==> flow/design.v <==
`timescale 1ns / 1ps
module BMU( HD1, HD2, HD3, HD4, HD5, HD6, HD7, HD8, HD9, HD10, HD11, HD12, HD13, HD14, HD15, HD16, Rx, len, clock, reset
    );
output  [1:0] HD1;
output  [1:0] HD2;
output  [1:0] HD3;
output  [1:0] HD4;
output  [1:0] HD5;
output  [1:0] HD6;
output  [1:0] HD7;
output  [1:0] HD8;
output  [1:0] HD9;
output  [1:0] HD10;
output  [1:0] HD11;
output  [1:0] HD12;
output  [1:0] HD13;
output  [1:0] HD14;
output  [1:0] HD15;
output  [1:0] HD16;
input [1:0] Rx;
input len;
input reset;
input clock;
   reg [1:0] 	 HD1;
   reg [1:0] 	 HD2;
   reg [1:0] 	 HD3;
   reg [1:0] 	 HD4;
   reg [1:0] 	 HD5;
   reg [1:0] 	 HD6;
   reg [1:0] 	 HD7;
   reg [1:0] 	 HD8;
   reg [1:0] 	 HD9;
   reg [1:0] 	 HD10;
   reg [1:0] 	 HD11;
   reg [1:0] 	 HD12;
   reg [1:0] 	 HD13;
   reg [1:0] 	 HD14;
   reg [1:0] 	 HD15;
   reg [1:0] 	 HD16; 
always@(posedge clock or posedge reset)
begin
if(reset)
begin
HD1<=0; HD9<=0;
HD2<=0; HD10<=0;
HD3<=0; HD11<=0;
HD4<=0; HD12<=0;
HD5<=0; HD13<=0;
HD6<=0; HD14<=0;
HD7<=0; HD15<=0;
HD8<=0; HD16<=0;
end
else if(len)
begin
case(Rx)
					2'b00: begin
                         HD1 <=2'b00; HD2 <=2'b10; HD3 <=2'b01; HD4 <=2'b01;
                         HD5 <=2'b10; HD6 <=2'b00; HD7 <=2'b01; HD8 <=2'b01;
                         HD9 <=2'b10; HD10<=2'b00; HD11<=2'b01; HD12<=2'b01;
                         HD13<=2'b00; HD14<=2'b10; HD15<=2'b01; HD16<=2'b01;
                      end
               2'b01: begin
                         HD1 <=2'b01; HD2 <=2'b01; HD3 <=2'b00; HD4 <=2'b10;
                         HD5 <=2'b01; HD6 <=2'b01; HD7 <=2'b10; HD8 <=2'b00;
                         HD9 <=2'b01; HD10<=2'b01; HD11<=2'b10; HD12<=2'b00;
                         HD13<=2'b01; HD14<=2'b01; HD15<=2'b00; HD16<=2'b10;
                      end
               2'b10: begin
                         HD1 <=2'b01; HD2 <=2'b01; HD3 <=2'b10; HD4 <=2'b00;
                         HD5 <=2'b01; HD6 <=2'b01; HD7 <=2'b00; HD8 <=2'b10;
                         HD9 <=2'b01; HD10<=2'b01; HD11<=2'b00; HD12<=2'b10;
                         HD13<=2'b01; HD14<=2'b01; HD15<=2'b10; HD16<=2'b00;
                      end
               2'b11: begin
                         HD1 <=2'b10; HD2 <=2'b00; HD3 <=2'b01; HD4 <=2'b01;
                         HD5 <=2'b00; HD6 <=2'b10; HD7 <=2'b01; HD8 <=2'b01;
                         HD9 <=2'b00; HD10<=2'b10; HD11<=2'b01; HD12<=2'b01;
                         HD13<=2'b10; HD14<=2'b00; HD15<=2'b01; HD16<=2'b01;
                      end
          endcase 
end
end
endmodule
`timescale 1ns / 1ps
module Add_Compare(acs_pm_survivor, acs_label, acs_pm_ina, HD_ina, acs_pm_inb, HD_inb, norm, aen, clock, reset
    );
output [3:0] acs_pm_survivor;
output acs_label;
input [3:0] acs_pm_ina;
input [3:0] acs_pm_inb;
input [1:0] HD_ina;
input [1:0] HD_inb;
input [3:0] norm;
input aen;
input clock;
input reset;
reg [3:0] acs_pm_survivor;
reg  acs_label; 
reg [3:0] suma;
reg [3:0] sumb;
wire [4:0] adda = (acs_pm_ina - norm) + HD_ina;
wire [4:0] addb = (acs_pm_inb - norm) + HD_inb;
always@(posedge clock or posedge reset)
begin
if(reset)
suma<=0;
else
begin
if(aen && adda[4])
suma<=4'b1111;
else if(aen)
suma<=adda[3:0];
end
end
always@(posedge clock or posedge reset)
begin
if(reset)
sumb<=0;
else if(aen && addb[4])
sumb<=4'b1111;
else if(aen)
sumb<=addb[3:0];
end
always@(suma or sumb)
begin
if(suma<=sumb)
begin
acs_pm_survivor=suma;
acs_label=1'b0;
end
else
begin
acs_pm_survivor=sumb;
acs_label=1'b1;
end
end
endmodule
`timescale 1ns / 1ps
module ACSU(acs0_pm_out, acs1_pm_out, acs2_pm_out, acs3_pm_out, 
                 acs4_pm_out, acs5_pm_out, acs6_pm_out, acs7_pm_out,
                 acs0_label,  acs1_label,  acs2_label,  acs3_label, 
                 acs4_label,  acs5_label,  acs6_label,  acs7_label,
                 acs0_pm_ina,  acs0_pm_inb, HD0_ina, HD0_inb,
                 acs1_pm_ina,  acs1_pm_inb, HD1_ina, HD1_inb,
                 acs2_pm_ina,  acs2_pm_inb, HD2_ina, HD2_inb,
                 acs3_pm_ina,  acs3_pm_inb, HD3_ina, HD3_inb,
                 acs4_pm_ina,  acs4_pm_inb, HD4_ina, HD4_inb,
                 acs5_pm_ina,  acs5_pm_inb, HD5_ina, HD5_inb,
                 acs6_pm_ina,  acs6_pm_inb, HD6_ina, HD6_inb,
                 acs7_pm_ina,  acs7_pm_inb, HD7_ina, HD7_inb,
                 norm, aen, clock, reset
                );
   output [3:0] acs0_pm_out;
   output [3:0] acs1_pm_out;
   output [3:0] acs2_pm_out;
   output [3:0] acs3_pm_out;
   output [3:0] acs4_pm_out;
   output [3:0] acs5_pm_out;
   output [3:0] acs6_pm_out;
   output [3:0] acs7_pm_out;
   output  acs0_label;
   output  acs1_label;
   output  acs2_label;
   output  acs3_label;
   output  acs4_label;
   output  acs5_label;
   output  acs6_label;
   output  acs7_label;
   input [3:0]  acs0_pm_ina;
   input [3:0]  acs1_pm_ina;
   input [3:0]  acs2_pm_ina;
   input [3:0]  acs3_pm_ina;
   input [3:0]  acs4_pm_ina;
   input [3:0]  acs5_pm_ina;
   input [3:0]  acs6_pm_ina;
   input [3:0]  acs7_pm_ina;
   input [3:0]  acs0_pm_inb;
   input [3:0]  acs1_pm_inb;
   input [3:0]  acs2_pm_inb;
   input [3:0]  acs3_pm_inb;
   input [3:0]  acs4_pm_inb;
   input [3:0]  acs5_pm_inb;
   input [3:0]  acs6_pm_inb;
   input [3:0]  acs7_pm_inb;
   input [1:0] 	   HD0_ina;
   input [1:0] 	   HD1_ina;
   input [1:0] 	   HD2_ina;
   input [1:0] 	   HD3_ina;
   input [1:0] 	   HD4_ina;
   input [1:0] 	   HD5_ina;
   input [1:0] 	   HD6_ina;
   input [1:0] 	   HD7_ina;
   input [1:0] 	   HD0_inb;
   input [1:0] 	   HD1_inb;
   input [1:0] 	   HD2_inb;
   input [1:0] 	   HD3_inb;
   input [1:0] 	   HD4_inb;
   input [1:0] 	   HD5_inb;
   input [1:0] 	   HD6_inb;
   input [1:0] 	   HD7_inb;   
   input [3:0] norm;
   input aen;
   input clock;
   input reset;
Add_Compare DUT0 (.acs_pm_survivor(acs0_pm_out), 
               .acs_label(acs0_label),
               .acs_pm_ina(acs0_pm_ina), 
               .HD_ina(HD0_ina), 
               .acs_pm_inb(acs0_pm_inb), 
               .HD_inb(HD0_inb),
               .norm(norm),
               .aen(aen),
               .clock(clock),
               .reset(reset)
              );
Add_Compare DUT1 (.acs_pm_survivor(acs1_pm_out),
               .acs_label(acs1_label), 
               .acs_pm_ina(acs1_pm_ina), 
               .HD_ina(HD1_ina), 
               .acs_pm_inb(acs1_pm_inb), 
               .HD_inb(HD1_inb),
               .norm(norm),
               .aen(aen),
               .clock(clock),
               .reset(reset)
              );
Add_Compare DUT2 (.acs_pm_survivor(acs2_pm_out), 
               .acs_label(acs2_label),
               .acs_pm_ina(acs2_pm_ina), 
               .HD_ina(HD2_ina),
               .acs_pm_inb(acs2_pm_inb), 
               .HD_inb(HD2_inb),
               .norm(norm),
               .aen(aen),
               .clock(clock),
               .reset(reset)
              );
Add_Compare DUT3 (.acs_pm_survivor(acs3_pm_out), 
               .acs_label(acs3_label),
               .acs_pm_ina(acs3_pm_ina), 
               .HD_ina(HD3_ina),
               .acs_pm_inb(acs3_pm_inb), 
               .HD_inb(HD3_inb),
               .norm(norm),
               .aen(aen),
               .clock(clock),
               .reset(reset)
              );
Add_Compare DUT4 (.acs_pm_survivor(acs4_pm_out), 
               .acs_label(acs4_label),
               .acs_pm_ina(acs4_pm_ina), 
               .HD_ina(HD4_ina),
               .acs_pm_inb(acs4_pm_inb), 
               .HD_inb(HD4_inb),
               .norm(norm),
               .aen(aen),
               .clock(clock),
               .reset(reset)
              );
Add_Compare DUT5 (.acs_pm_survivor(acs5_pm_out), 
               .acs_label(acs5_label),
               .acs_pm_ina(acs5_pm_ina), 
               .HD_ina(HD5_ina),
               .acs_pm_inb(acs5_pm_inb), 
               .HD_inb(HD5_inb),               
               .norm(norm),
               .aen(aen),
               .clock(clock),
               .reset(reset)
               );
Add_Compare DUT6 (.acs_pm_survivor(acs6_pm_out), 
               .acs_label(acs6_label),
               .acs_pm_ina(acs6_pm_ina), 
               .HD_ina(HD6_ina),
               .acs_pm_inb(acs6_pm_inb), 
               .HD_inb(HD6_inb),
               .norm(norm),
               .aen(aen),
               .clock(clock),
               .reset(reset)
              );
Add_Compare DUT7 (.acs_pm_survivor(acs7_pm_out), 
               .acs_label(acs7_label),
               .acs_pm_ina(acs7_pm_ina), 
               .HD_ina(HD7_ina),
               .acs_pm_inb(acs7_pm_inb), 
               .HD_inb(HD7_inb),
               .norm(norm),
               .aen(aen),
               .clock(clock),
               .reset(reset)
              );
endmodule 
`timescale 1ns / 1ps
module Decision( bstate, flag_metric, in0, in1, in2, in3, in4 ,in5, in6, in7);
output [2:0] bstate;
output [3:0] flag_metric;
input [3:0] in0;
input [3:0] in1;
input [3:0] in2;
input [3:0] in3;
input [3:0] in4;
input [3:0] in5;
input [3:0] in6;
input [3:0] in7;
reg [2:0] bstate;
reg [3:0] min01;
reg [3:0] min23;
reg [3:0] min45;
reg [3:0] min67;
reg [3:0] min0123;
reg [3:0] min4567;
reg [3:0] flag_metric; 
always@(*)
begin
if(in0<=in1)
min01=in0;
else
min01=in1;
if(in2<=in3)
min23=in2;
else
min23=in3;
if(in4<=in5)
min45=in4;
else
min45=in5;
if(in6<=in7)
min67=in6;
else
min67=in7;
if(min01<=min23)
min0123=min01;
else
min0123=min23;
if(min45<=min67)
min4567=min45;
else
min4567=min67;
if(min0123<=min4567)
flag_metric=min0123;
else
flag_metric=min4567;
end
always@(*)
begin
bstate=3'b000;
if(flag_metric==in0)
bstate=3'b000;
if(flag_metric==in1)
bstate=3'b001;
if(flag_metric==in2)
bstate=3'b010;
if(flag_metric==in3)
bstate=3'b011;
if(flag_metric==in4)
bstate=3'b100;
if(flag_metric==in5)
bstate=3'b101;
if(flag_metric==in6)
bstate=3'b110;
if(flag_metric==in7)
bstate=3'b111;
end
endmodule
module controlpath (Dx,  oen,  len, aen, 
                     A0_out, A1_out, A2_out, A3_out, A4_out, A5_out, A6_out, A7_out,
                     A0_in,  A1_in,  A2_in,  A3_in,  A4_in,  A5_in,  A6_in,  A7_in,
                     acs0_label,  acs1_label,  acs2_label,  acs3_label,  acs4_label,  acs5_label,  acs6_label,  acs7_label,
                     min_metric, seqrdy, reset, clock 
                    );
   output  Dx;
   output [3:0] min_metric;
   output           oen;
   output           len;
   output          aen;
   output [3:0] A0_out;
   output [3:0] A1_out;
   output [3:0] A2_out;
   output [3:0] A3_out;
   output [3:0] A4_out;
   output [3:0] A5_out;
   output [3:0] A6_out;
   output [3:0] A7_out;
   input [3:0] A0_in;
   input [3:0] A1_in;
   input [3:0] A2_in;
   input [3:0] A3_in;
   input [3:0] A4_in;
   input [3:0] A5_in;
   input [3:0] A6_in;
   input [3:0] A7_in;
   input   acs0_label;
   input   acs1_label;
   input   acs2_label;
   input   acs3_label;
   input   acs4_label;
   input   acs5_label;
   input   acs6_label;
   input   acs7_label;
   input 	  seqrdy;
   input 	  reset;
   input 	  clock;
   reg [14:0]   P0;
   reg [14:0]   P1;
   reg [14:0]   P2;
   reg [14:0]   P3;
   reg [14:0]   P4;
   reg [14:0]   P5;
   reg [14:0]   P6;
   reg [14:0]   P7;
   reg [3:0]   A0;
   reg [3:0]   A1;
   reg [3:0]   A2;
   reg [3:0]   A3;
   reg [3:0]   A4;
   reg [3:0]   A5;
   reg [3:0]   A6;
   reg [3:0]   A7;
   reg [3:0] 	  write_ptr;
   reg [3:0] 	  trace_ptr;
   reg [2:0] 	  tb_reg;
   reg 		   len;
   reg 		  aen;
   reg 		  wen;
   reg 		  ten;
   reg 		   oen;
   parameter [6:0] 
                   RESET           =7'b0000001,
                   calc_HD         =7'b0000010,
                   add_HD          =7'b0000100,
                   write_state     =7'b0001000,
                   beststate       =7'b0010000,
                   traceback       =7'b0100000,
						 output_DX       =7'b1000000;
   reg [6:0] next_state;
   wire [2:0] min_state;
   Decision UUT_TB (.bstate(min_state), .flag_metric(min_metric),
                         .in0(A0_out), .in1(A1_out), .in2(A2_out), .in3(A3_out), 
                         .in4(A4_out), .in5(A5_out), .in6(A6_out), .in7(A7_out));
   assign Dx = ( oen) ? tb_reg[0] : 1'b0;
   assign A0_out = (write_ptr>0) ? A0_in:A0;
   assign A1_out = (write_ptr>0) ? A1_in:A1;
   assign A2_out = (write_ptr>0) ? A2_in:A2;
   assign A3_out = (write_ptr>0) ? A3_in:A3;
   assign A4_out = (write_ptr>0) ? A4_in:A4;
   assign A5_out = (write_ptr>0) ? A5_in:A5;
   assign A6_out = (write_ptr>0) ? A6_in:A6;
   assign A7_out = (write_ptr>0) ? A7_in:A7;
   always @(posedge clock or posedge reset)
     begin
	if (reset)
	  begin
	     P0 <=0; P1 <=0; P2 <=0; P3 <=0; P4 <=0; P5 <=0; P6 <=0; P7 <=0;
	  end
	else
	  begin
             if (wen && write_ptr>0)
               begin
                  P0   <={acs0_label, P0[14:1]};									 
                  P1   <={acs1_label, P1[14:1]};									 
                  P2   <={acs2_label, P2[14:1]};
                  P3   <={acs3_label, P3[14:1]};
                  P4   <={acs4_label, P4[14:1]};
                  P5   <={acs5_label, P5[14:1]};
                  P6   <={acs6_label, P6[14:1]};
                  P7   <={acs7_label, P7[14:1]};		  
               end	  
      end
	  end
   always @(posedge clock or posedge reset)
     begin
	if (reset)
	  begin
	     A0 <=0;       A1 <=4'b1111; A2 <=4'b1111; A3 <=4'b1111; 
             A4 <=4'b1111; A5 <=4'b1111; A6 <=4'b1111; A7 <=4'b1111;
	  end
	else
	  begin
             if (wen)
               begin
                  A0 <=A0_in; A1 <=A1_in; A2 <=A2_in; A3 <=A3_in; 
                  A4 <=A4_in; A5 <=A5_in; A6 <=A6_in; A7 <=A7_in;
               end
	  end
     end
   always @(posedge clock or posedge reset)
     begin
	if (reset)
	  tb_reg <=0;
	else
	  begin
	     if (next_state==write_state)
	        tb_reg <=min_state;
	     else if (ten)
               begin
                  case (tb_reg)
                    3'b000 : tb_reg <={P0[trace_ptr],tb_reg[2:1]};
                    3'b001 : tb_reg <={P1[trace_ptr],tb_reg[2:1]};
                    3'b010 : tb_reg <={P2[trace_ptr],tb_reg[2:1]};
                    3'b011 : tb_reg <={P3[trace_ptr],tb_reg[2:1]};
                    3'b100 : tb_reg <={P4[trace_ptr],tb_reg[2:1]};
                    3'b101 : tb_reg <={P5[trace_ptr],tb_reg[2:1]};
                    3'b110 : tb_reg <={P6[trace_ptr],tb_reg[2:1]};
                    3'b111 : tb_reg <={P7[trace_ptr],tb_reg[2:1]};
                  endcase
	       end
	  end
     end
   always @ (posedge clock or posedge reset)
     begin
        if (reset)
          begin
              len <=0; aen <=0; wen <=0; ten <=0;  oen <=0;
	     write_ptr    <=0;
	     trace_ptr    <=0;
             next_state   <= RESET;
          end
        else
          begin
             case(next_state)
               RESET:      begin
		             if (seqrdy)
			       begin
                                   len <=0; aen <=0; wen <=0; ten <=0;  oen <=0;
                                  next_state <=calc_HD;
			       end
		             else
			       next_state <=RESET;
                           end  
               calc_HD:    begin
                               len <=1; aen <=0; wen <=0; ten <=0;  oen <=0;
                              next_state   <= add_HD;
                           end 
               add_HD:        begin
                             if (seqrdy)
                               begin
                               len <=0; aen <=1; wen <=0; ten <=0;  oen <=0;
                              next_state   <= write_state;
                               end
                             else
                              next_state   <= add_HD;
                           end 
               write_state: begin
                                 if (write_ptr < 14)
                                   begin
                                       len <=0; aen <=0; wen <=1; ten <=0;  oen <=0;
				      write_ptr <=write_ptr+1;
                                      next_state   <= calc_HD;
                                   end
                                else if (write_ptr == 14)
                                   begin
				       len <=0; aen <=0; wen <=1; ten <=0;  oen <=0;
				      write_ptr <=write_ptr+1;
                                      next_state   <= beststate;
			           end
                              end  
               beststate:    begin
                                  len <=0; aen <=0; wen <=0; ten <=0;  oen <=0;
		                 ;
		                 write_ptr    <=14;
		  		 trace_ptr    <=14;
                                 next_state   <= traceback;
                              end 
               traceback:     begin
                                 if (trace_ptr >1)
                                   begin
                                       len <=0; aen <=0; wen <=0; ten <=1;  oen <=0;
		                      trace_ptr    <=trace_ptr-1; 
                                      next_state   <= traceback;
                                   end	    
                                 else if (trace_ptr == 1) 
                                   begin
                                       len <=0; aen <=0; wen <=0; ten <=0;  oen <=0;
                                      next_state   <= output_DX;
	                           end
                              end 
               output_DX:     begin
                                       len <=0; aen <=0; wen <=0; ten <=0;  oen <=1;
                                      next_state   <= calc_HD;
                end 
	    endcase 
	 end 
   end 
endmodule
`timescale 1ns / 1ps
module Viterbi(Dx, Rx, oen, rxrdy, clock, seqrdy,reset
    );
output Dx;
output oen;
output rxrdy;
input [1:0] Rx;
input seqrdy;
input reset;
input clock;
wire[3:0] A0_out;
wire[3:0] A1_out;
wire[3:0] A2_out;
wire[3:0] A3_out;
wire[3:0] A4_out;
wire[3:0] A5_out;
wire[3:0] A6_out;
wire[3:0] A7_out;
 wire [3:0] acs0_pm_out;
 wire [3:0] acs1_pm_out;
 wire [3:0] acs2_pm_out;
 wire [3:0] acs3_pm_out;
 wire [3:0] acs4_pm_out;
 wire [3:0] acs5_pm_out;   
 wire [3:0] acs6_pm_out;   
 wire [3:0] acs7_pm_out;
wire acs0_label;
wire acs1_label;
wire acs2_label;
wire acs3_label;
wire acs4_label;
wire acs5_label;
wire acs6_label;
wire acs7_label;
wire len;
wire aen;
wire [3:0] min_metric;
assign rxrdy = len;
wire [1:0] HD1;	wire [1:0] HD9;
wire [1:0] HD2;	wire [1:0] HD10;
wire [1:0] HD3;   wire [1:0] HD11;
wire [1:0] HD4;	wire [1:0] HD12;
wire [1:0] HD5;	wire [1:0] HD13;
wire [1:0] HD6;	wire [1:0] HD14;
wire [1:0] HD7;	wire [1:0] HD15;
wire [1:0] HD8;	wire [1:0] HD16;
BMU U1(.HD1(HD1), .HD2(HD2), .HD3(HD3), .HD4(HD4), .HD5(HD5), .HD6(HD6), .HD7(HD7), .HD8(HD8), .HD9(HD9), .HD10(HD10), .HD11(HD11), .HD12(HD12), .HD13(HD13), .HD14(HD14), .HD15(HD15), .HD16(HD16), .Rx(Rx), .len(len & seqrdy), .clock(clock), .reset(reset)
);
ACSU U2(.acs0_pm_out(acs0_pm_out), .acs1_pm_out(acs1_pm_out), 
              .acs2_pm_out(acs2_pm_out), .acs3_pm_out(acs3_pm_out), 
              .acs4_pm_out(acs4_pm_out), .acs5_pm_out(acs5_pm_out), 
              .acs6_pm_out(acs6_pm_out), .acs7_pm_out(acs7_pm_out),
              .acs0_label(acs0_label),   .acs1_label(acs1_label), 
              .acs2_label(acs2_label),   .acs3_label(acs3_label), 
              .acs4_label(acs4_label),   .acs5_label(acs5_label), 
              .acs6_label(acs6_label),   .acs7_label(acs7_label),
              .acs0_pm_ina(A0_out),  .acs0_pm_inb(A4_out), .HD0_ina(HD1), .HD0_inb(HD9),
              .acs1_pm_ina(A0_out),  .acs1_pm_inb(A4_out), .HD1_ina(HD2), .HD1_inb(HD10),
              .acs2_pm_ina(A1_out),  .acs2_pm_inb(A5_out), .HD2_ina(HD3), .HD2_inb(HD11),
              .acs3_pm_ina(A1_out),  .acs3_pm_inb(A5_out), .HD3_ina(HD4), .HD3_inb(HD12),
              .acs4_pm_ina(A2_out),  .acs4_pm_inb(A6_out), .HD4_ina(HD5), .HD4_inb(HD13),
              .acs5_pm_ina(A2_out),  .acs5_pm_inb(A6_out), .HD5_ina(HD6), .HD5_inb(HD14),
              .acs6_pm_ina(A3_out),  .acs6_pm_inb(A7_out), .HD6_ina(HD7), .HD6_inb(HD15),
              .acs7_pm_ina(A3_out),  .acs7_pm_inb(A7_out), .HD7_ina(HD8), .HD7_inb(HD16),
	      .norm(min_metric), .aen(aen), .reset(reset), .clock(clock)
              );
				 controlpath U3(.Dx(Dx), .oen(oen), .len(len), .aen(aen), 
                 .A0_out(A0_out), .A1_out(A1_out), .A2_out(A2_out), .A3_out(A3_out), 
                 .A4_out(A4_out), .A5_out(A5_out), .A6_out(A6_out), .A7_out(A7_out),
                 .A0_in(acs0_pm_out), .A1_in(acs1_pm_out), .A2_in(acs2_pm_out), .A3_in(acs3_pm_out),  
                 .A4_in(acs4_pm_out), .A5_in(acs5_pm_out), .A6_in(acs6_pm_out), .A7_in(acs7_pm_out),
                 .acs0_label(acs0_label), .acs1_label(acs1_label), .acs2_label(acs2_label), .acs3_label(acs3_label), 
                 .acs4_label(acs4_label), .acs5_label(acs5_label), .acs6_label(acs6_label), .acs7_label(acs7_label),
                 .min_metric(min_metric), .seqrdy(seqrdy), .reset(reset), .clock(clock)
                );
endmodule
[Tool chain data of Viterbi]
The steps from the RTL of Viterbi to its reports follow in flow order.
Lines are those of the file above, counted from 1.
Cell names lack the library's common part.
The mark - stands for no value.
Design
  top module: Viterbi
  clock input: clock
  standard-cell library: sky130hd
  library corner: tt_025C_1v80

[Elaborated design]
Counts by Yosys on the flattened word-level netlist (proc, flatten, opt, wreduce; memories kept). Register bits leave out memories and registers merged into their read ports (data or address). Print and check cells are left out. Cells with the same type and inputs are merged into one.
Storage and ports
  memory bits (read-only): 0
  memory cells: 0
  bits in latches: 0
  word-level cells: 289
  memory bits (writable): 0
  bits in registers: 247
  word width x clocked read ports: 0
  input port bits: 5
Cells by class
  bitwise operators: 1
  add/subtract/negate cells: 26
  multiply operators: 0
  $lt $le $gt $ge: 18
  divide/modulo/power cells: 0
  multiplexer cells: 104
  shifts and indexed selects: 8
  reduce/logical cells: 55
  eq/ne operators: 32
Operators by type and width (count)
  4-bit two-way mux: 59
  15-bit by 4-bit variable part select with 1-bit output: 8
  5-bit by 2-bit adder with 5-bit output: 16
  4-bit less-or-equal comparator: 15
  7-bit parallel mux with 7-bit select: 1
  4-bit by 4-bit subtractor with 5-bit output: 8
  2-bit nonzero test: 19
  4-bit equality test: 7
  7-bit two-way mux: 4
  3-bit parallel mux with 8-bit select: 1
  2-bit parallel mux with 3-bit select: 4
  3-bit two-way mux: 8
  1-bit two-way mux: 19
  1-bit logical AND: 17
  4-bit parallel mux with 2-bit select: 2
  1-bit parallel mux with 5-bit select: 3
  3-bit equality test (second input constant): 4
  4-bit AND reduction: 3
  6-bit nonzero test: 2
  2-bit OR reduction: 5
  4-bit by 1-bit > comparator with 1-bit output (second input constant): 2
  1-bit parallel mux with 4-bit select: 2
  7-bit by 1-bit equality test with 1-bit output (second input constant): 1
  7-bit by 2-bit equality test with 1-bit output (second input constant): 1
  7-bit by 3-bit equality test with 1-bit output (second input constant): 1
  7-bit by 4-bit equality test with 1-bit output (second input constant): 1
  7-bit by 5-bit equality test with 1-bit output (second input constant): 1
  7-bit by 6-bit equality test with 1-bit output (second input constant): 1
Other operator kinds: 24; their cells: 29.

[Depth]
Depth = most cells in a row (Yosys ltp): at word level without a register or memory, in the mapped netlist without a sequential cell, where the memories' decode and read muxes count.
Logic depth
  depth in word-level cells: 18
  ABC_AREA: 0
  gate-level depth with buffers: 43
  gate-level depth less buffers: 42

[Netlist]
The flow's flattened synthesis, as Yosys stat reports it; memories are mapped. The netlist is that of the ABC_AREA named above (0 if unset); the other value can give another one.
The area totals of this step are shown rounded.
Synthesis totals
  standard cells after synthesis: 1642
  flip-flops: 245
  buffer cells: 77
  sequential part of the area: 6170 um^2
  mapped area: 16500 um^2
Cell types (count)
  dfrtp_1: 216
  mux2_2: 135
  ha_1: 118
  dfstp_2: 29
  a21oi_1: 132
  nor2_1: 175
  mux2i_1: 63
  mux4_2: 27
  fa_1: 24
  inv_1: 122
  o21ai_0: 77
  xnor2_1: 32
  nand2_1: 62
  xor2_1: 26
  clkbuf_1: 54
  nor2b_1: 23
  nand3_1: 26
  a31oi_1: 20
Other cell types: 57; their cells: 281.
By module: a second synthesis without flattening, with its own total; a netlist apart from the flattened one above.
Second synthesis, totals
  cells (unflattened synthesis): 1638
  area total of the unflattened synthesis: 17500 um^2
Each row is one instance without its submodules.
Modules
  controlpath: times used 1, cells 649, seq. area 4420 um^2, area 8360 um^2
  Add_Compare: times used 8, cells 89, seq. area 200 um^2, area 866 um^2
  Decision: times used 1, cells 229, seq. area 0.0 um^2, area 1690 um^2
  BMU: times used 1, cells 47, seq. area 150 um^2, area 502 um^2
  Viterbi: times used 1, cells 1, seq. area 0.0 um^2, area 6.3 um^2
  ACSU: times used 1, cells 0, seq. area 0.0 um^2, area 0.0 um^2

[Path before layout]
Path of least setup slack by OpenSTA after synthesis, without wires, with an ideal clock, recovery checks aside; 20% of the period is set as input and as output delay. Where synthesis merged equal registers, the netlist keeps one of their names.
Timing path after synthesis
  path type: register -> register
  start: register U3.write_ptr[0]
  end: register U2.DUT0.sumb[3]
  path slack: -816 ps
  required time: 7859 ps
  setup time: 141 ps
  launch time at the first pin: 0 ps
  stages: 38
  period: 8000 ps
  delay of the path: 8816 ps
  path buffers: 5
  arrival: 8675 ps
  synthesis period reached: 8816 ps
"delay of the path" = arrival - input delay + setup time.
"stages": output pins that drive a net of the path, with the launching flip-flop's if there is one; two outputs of one cell count as two.
"synthesis period reached" = period - worst setup slack (recovery checks aside). The figure is calculated, with input and output delays left at 20% of the set period.
Between the ends stands the longest chain of elaborated cells between them, by number of cells; it is not shown to be the way that was timed. Of several equally long chains one is given.
A line is the first line of the expression or statement that the cell stems from. Yosys adds cells for indexed reads and writes and turns some case tables into memories.
A register here has more assigning lines than the two given.
Between the ends, after synthesis
  cell sequence: dfrtp_1 -> inv_1 -> ha_1 -> nand2_1 -> clkbuf_1 -> clkbuf_1 -> clkbuf_1 -> buf_1 -> buf_1 -> o21ai_0 -> ha_1 -> and3b_1 -> a2111oi_4 -> o21ai_1 -> nor3b_1 -> a221o_1 -> ha_1 -> o21a_1 -> [2 not listed] -> mux2i_1 -> ha_1 -> a21oi_1 -> a21oi_1 -> maj3_1 -> a22o_1 -> o21ai_0 -> ha_1 -> fa_1 -> inv_1 -> ha_1 -> a21oi_1 -> nor3_1 -> a21oi_1 -> o31ai_1 -> a211oi_1 -> xnor2_1 -> a31oi_1
  length of the longest elaborated chain: 12
  elaborated cells between the ends (all ways): 29
Ends and longest elaborated chain, after synthesis
  start: declaration: RTL line 420  | reg [3:0] write_ptr;
  start: assignment: RTL line 548  | write_ptr <=write_ptr+1;
  start: assignment: RTL line 554  | write_ptr <=write_ptr+1;
  4-bit by 1-bit > comparator with 1-bit output: RTL line 442  | assign A0_out = (write_ptr>0) ? A0_in:A0;
  4-bit two-way mux: RTL line 442
  4-bit less-or-equal comparator: RTL line 316  | if(in0<=in1)
  4-bit two-way mux: RTL line 316
  4-bit less-or-equal comparator: RTL line 332  | if(min01<=min23)
  4-bit two-way mux: RTL line 332
  4-bit less-or-equal comparator: RTL line 340  | if(min0123<=min4567)
  4-bit two-way mux: RTL line 340
  4-bit by 4-bit subtractor with 5-bit output: RTL line 102  | wire [4:0] addb = (acs_pm_inb - norm) + HD_inb;
  5-bit by 2-bit adder with 5-bit output: RTL line 102
  4-bit two-way mux: RTL line 121  | else if(aen)
  4-bit two-way mux: RTL line 119  | else if(aen && addb[4])
  end: assignment: RTL line 118  | sumb<=0;
  end: assignment: RTL line 122  | sumb<=addb[3:0];
  end: declaration: RTL line 100  | reg [3:0] sumb;

[Path in the finished layout]
From the final timing report of run 1: the path of least setup slack in the routed layout; clock arrival at registers is part of the times.
The path's times are printed in steps of 10 ps; the period is the one set.
Timing path after layout
  path type: register -> register
  start: register U2.DUT1.suma[1]
  end: register U2.DUT5.sumb[3]
  required time: 8150 ps
  setup time: 130 ps
  path buffers: 3
  arrival: 8210 ps
  period: 7800 ps
  path slack: -60 ps
  stages: 38
  launch time at the first pin: 560 ps
Between the ends stands the longest chain of elaborated cells between them, by number of cells; it is not shown to be the way that was timed. Of several equally long chains one is given.
A register here has more assigning lines than the two given.
Between the ends, after layout
  cell sequence: dfrtp_1 -> ha_4 -> nor2b_4 -> o211ai_1 -> a21oi_2 -> mux2i_2 -> buf_4 -> a21oi_4 -> inv_2 -> ha_4 -> nor2b_4 -> o21ai_2 -> a32o_2 -> mux2i_2 -> inv_1 -> ha_4 -> nor2b_1 -> o21a_1 -> [2 not listed] -> mux2i_4 -> ha_4 -> a21oi_2 -> a21oi_2 -> maj3_2 -> a22o_4 -> mux2_4 -> buf_6 -> buf_4 -> fa_1 -> inv_4 -> ha_4 -> a21oi_4 -> o21ai_1 -> mux2i_1 -> o211a_1 -> a22oi_2 -> o311ai_2
  length of the longest elaborated chain: 13
  elaborated cells between the ends (all ways): 15
  RTL lines with such cells: 8
Ends and longest elaborated chain, after layout
  start: declaration: RTL line 99  | reg [3:0] suma;
  start: assignment: RTL line 106  | suma<=0;
  start: assignment: RTL line 112  | suma<=adda[3:0];
  4-bit less-or-equal comparator: RTL line 126  | if(suma<=sumb)
  4-bit two-way mux: RTL line 126
  4-bit two-way mux: RTL line 443  | assign A1_out = (write_ptr>0) ? A1_in:A1;
  4-bit less-or-equal comparator: RTL line 316  | if(in0<=in1)
  4-bit two-way mux: RTL line 316
  4-bit less-or-equal comparator: RTL line 332  | if(min01<=min23)
  4-bit two-way mux: RTL line 332
  4-bit less-or-equal comparator: RTL line 340  | if(min0123<=min4567)
  4-bit two-way mux: RTL line 340
  4-bit by 4-bit subtractor with 5-bit output: RTL line 102  | wire [4:0] addb = (acs_pm_inb - norm) + HD_inb;
  5-bit by 2-bit adder with 5-bit output: RTL line 102
  4-bit two-way mux: RTL line 121  | else if(aen)
  4-bit two-way mux: RTL line 119  | else if(aen && addb[4])
  end: assignment: RTL line 118  | sumb<=0;
  end: assignment: RTL line 122  | sumb<=addb[3:0];
  end: declaration: RTL line 100  | reg [3:0] sumb;

Record of 3 stored runs of the RTL-to-layout flow on Viterbi, platform sky130hd. The runs are unordered. Constraints: input delay and output delay 20% of the set period each, output load 0.01 pF.
"achieved clock period" means the clock period less the worst setup slack. The figure is calculated, with input and output delays left at 20% of the set period.
"worst setup path time" = time allowed to the worst setup path (clock period - input delay - output delay, where it has them) - its slack; a late launch clock adds to it, a late capture clock takes from it.
"worst setup path time" is given in steps of 10 ps.
Measured values are rounded.

Run 1
==> flow/run.sh <==
#!/bin/bash
# the make line also repeats the synthesis and layout settings of config.mk as NAME=value (left out here)
make -C /OpenROAD-flow-scripts/flow DESIGN_CONFIG=/design/flow/config.mk WORK_HOME=/design/flow/orfs CLKGATE_MAP_FILE= finish
==> flow/config.mk <==
export PLATFORM = sky130hd
export DESIGN_NAME = Viterbi
export DESIGN_NICKNAME = Viterbi
export VERILOG_FILES = /design/flow/design.v
export SDC_FILE = /design/flow/constraint.sdc
export NUM_CORES = 4
export LEC_CHECK = 0
export CAP_MARGIN = 20
export CELL_PAD_IN_SITES_GLOBAL_PLACEMENT = 2
export CORE_ASPECT_RATIO = 0.99
export CORE_MARGIN = 3
export CORE_UTILIZATION = 21
export CTS_CLUSTER_DIAMETER = 348
export CTS_CLUSTER_SIZE = 57
export MAX_ROUTING_LAYER = met4
export SETUP_SLACK_MARGIN = 0.94
export SLEW_MARGIN = 10
==> flow/constraint.sdc <==
create_clock -name core_clock -period 7.8 [get_ports {clock}]
set_input_delay 1.5600 -clock core_clock [delete_from_list [all_inputs] [get_ports {clock}]]
set_output_delay 1.5600 -clock core_clock [all_outputs]
set_load 0.01 [all_outputs]

==> results of run 1 <==
chip area after synthesis (Yosys): 16500 um^2
die area: 82100 um^2
standard-cell area of the final layout: 22600 um^2
utilization: 29.2 %
worst setup slack after layout: -61 ps
worst hold slack: 504 ps
achieved clock period: 7861 ps
worst setup path time: 7860 ps
worst setup path kind: register -> register

Run 2
==> flow/run.sh <==
#!/bin/bash
# the make line also repeats the synthesis and layout settings of config.mk as NAME=value (left out here)
make -C /OpenROAD-flow-scripts/flow DESIGN_CONFIG=/design/flow/config.mk WORK_HOME=/design/flow/orfs CLKGATE_MAP_FILE= finish
==> flow/config.mk <==
export PLATFORM = sky130hd
export DESIGN_NAME = Viterbi
export DESIGN_NICKNAME = Viterbi
export VERILOG_FILES = /design/flow/design.v
export SDC_FILE = /design/flow/constraint.sdc
export NUM_CORES = 4
export LEC_CHECK = 0
export ABC_AREA = 1
export CAP_MARGIN = 20
export CELL_PAD_IN_SITES_GLOBAL_PLACEMENT = 1
export CORE_MARGIN = 2
export CORE_UTILIZATION = 68
export CTS_CLUSTER_SIZE = 25
export GPL_ROUTABILITY_DRIVEN = 0
export HOLD_SLACK_MARGIN = -0.09
export MAX_ROUTING_LAYER = met4
export MIN_ROUTING_LAYER = met2
export PLACE_DENSITY_LB_ADDON = 0.07
export SETUP_SLACK_MARGIN = 0.55
export SLEW_MARGIN = 25
==> flow/constraint.sdc <==
create_clock -name core_clock -period 8.85 [get_ports {clock}]
set_input_delay 1.7700 -clock core_clock [delete_from_list [all_inputs] [get_ports {clock}]]
set_output_delay 1.7700 -clock core_clock [all_outputs]
set_load 0.01 [all_outputs]

==> results of run 2 <==
did not finish, placement stopped with FLW-0024

Run 3
==> flow/run.sh <==
#!/bin/bash
# the make line also repeats the synthesis and layout settings of config.mk as NAME=value (left out here)
make -C /OpenROAD-flow-scripts/flow DESIGN_CONFIG=/design/flow/config.mk WORK_HOME=/design/flow/orfs CLKGATE_MAP_FILE= finish
==> flow/config.mk <==
export PLATFORM = sky130hd
export DESIGN_NAME = Viterbi
export DESIGN_NICKNAME = Viterbi
export VERILOG_FILES = /design/flow/design.v
export SDC_FILE = /design/flow/constraint.sdc
export NUM_CORES = 4
export LEC_CHECK = 0
export ABC_AREA = 1
export CAP_MARGIN = 30
export CORE_MARGIN = 2
export CORE_UTILIZATION = 68
export CTS_CLUSTER_SIZE = 25
export MAX_ROUTING_LAYER = met5
export SETUP_SLACK_MARGIN = 0.21
export SLEW_MARGIN = 10
==> flow/constraint.sdc <==
create_clock -name core_clock -period 8.85 [get_ports {clock}]
set_input_delay 1.7700 -clock core_clock [delete_from_list [all_inputs] [get_ports {clock}]]
set_output_delay 1.7700 -clock core_clock [all_outputs]
set_load 0.01 [all_outputs]

==> results of run 3 <==
chip area after synthesis (Yosys): 16000 um^2
die area: 24700 um^2
standard-cell area of the final layout: 17300 um^2
utilization: 74.5 %
worst setup slack after layout: 1060 ps
worst hold slack: 480 ps
achieved clock period: 7790 ps
worst setup path time: 7790 ps
worst setup path kind: register -> register
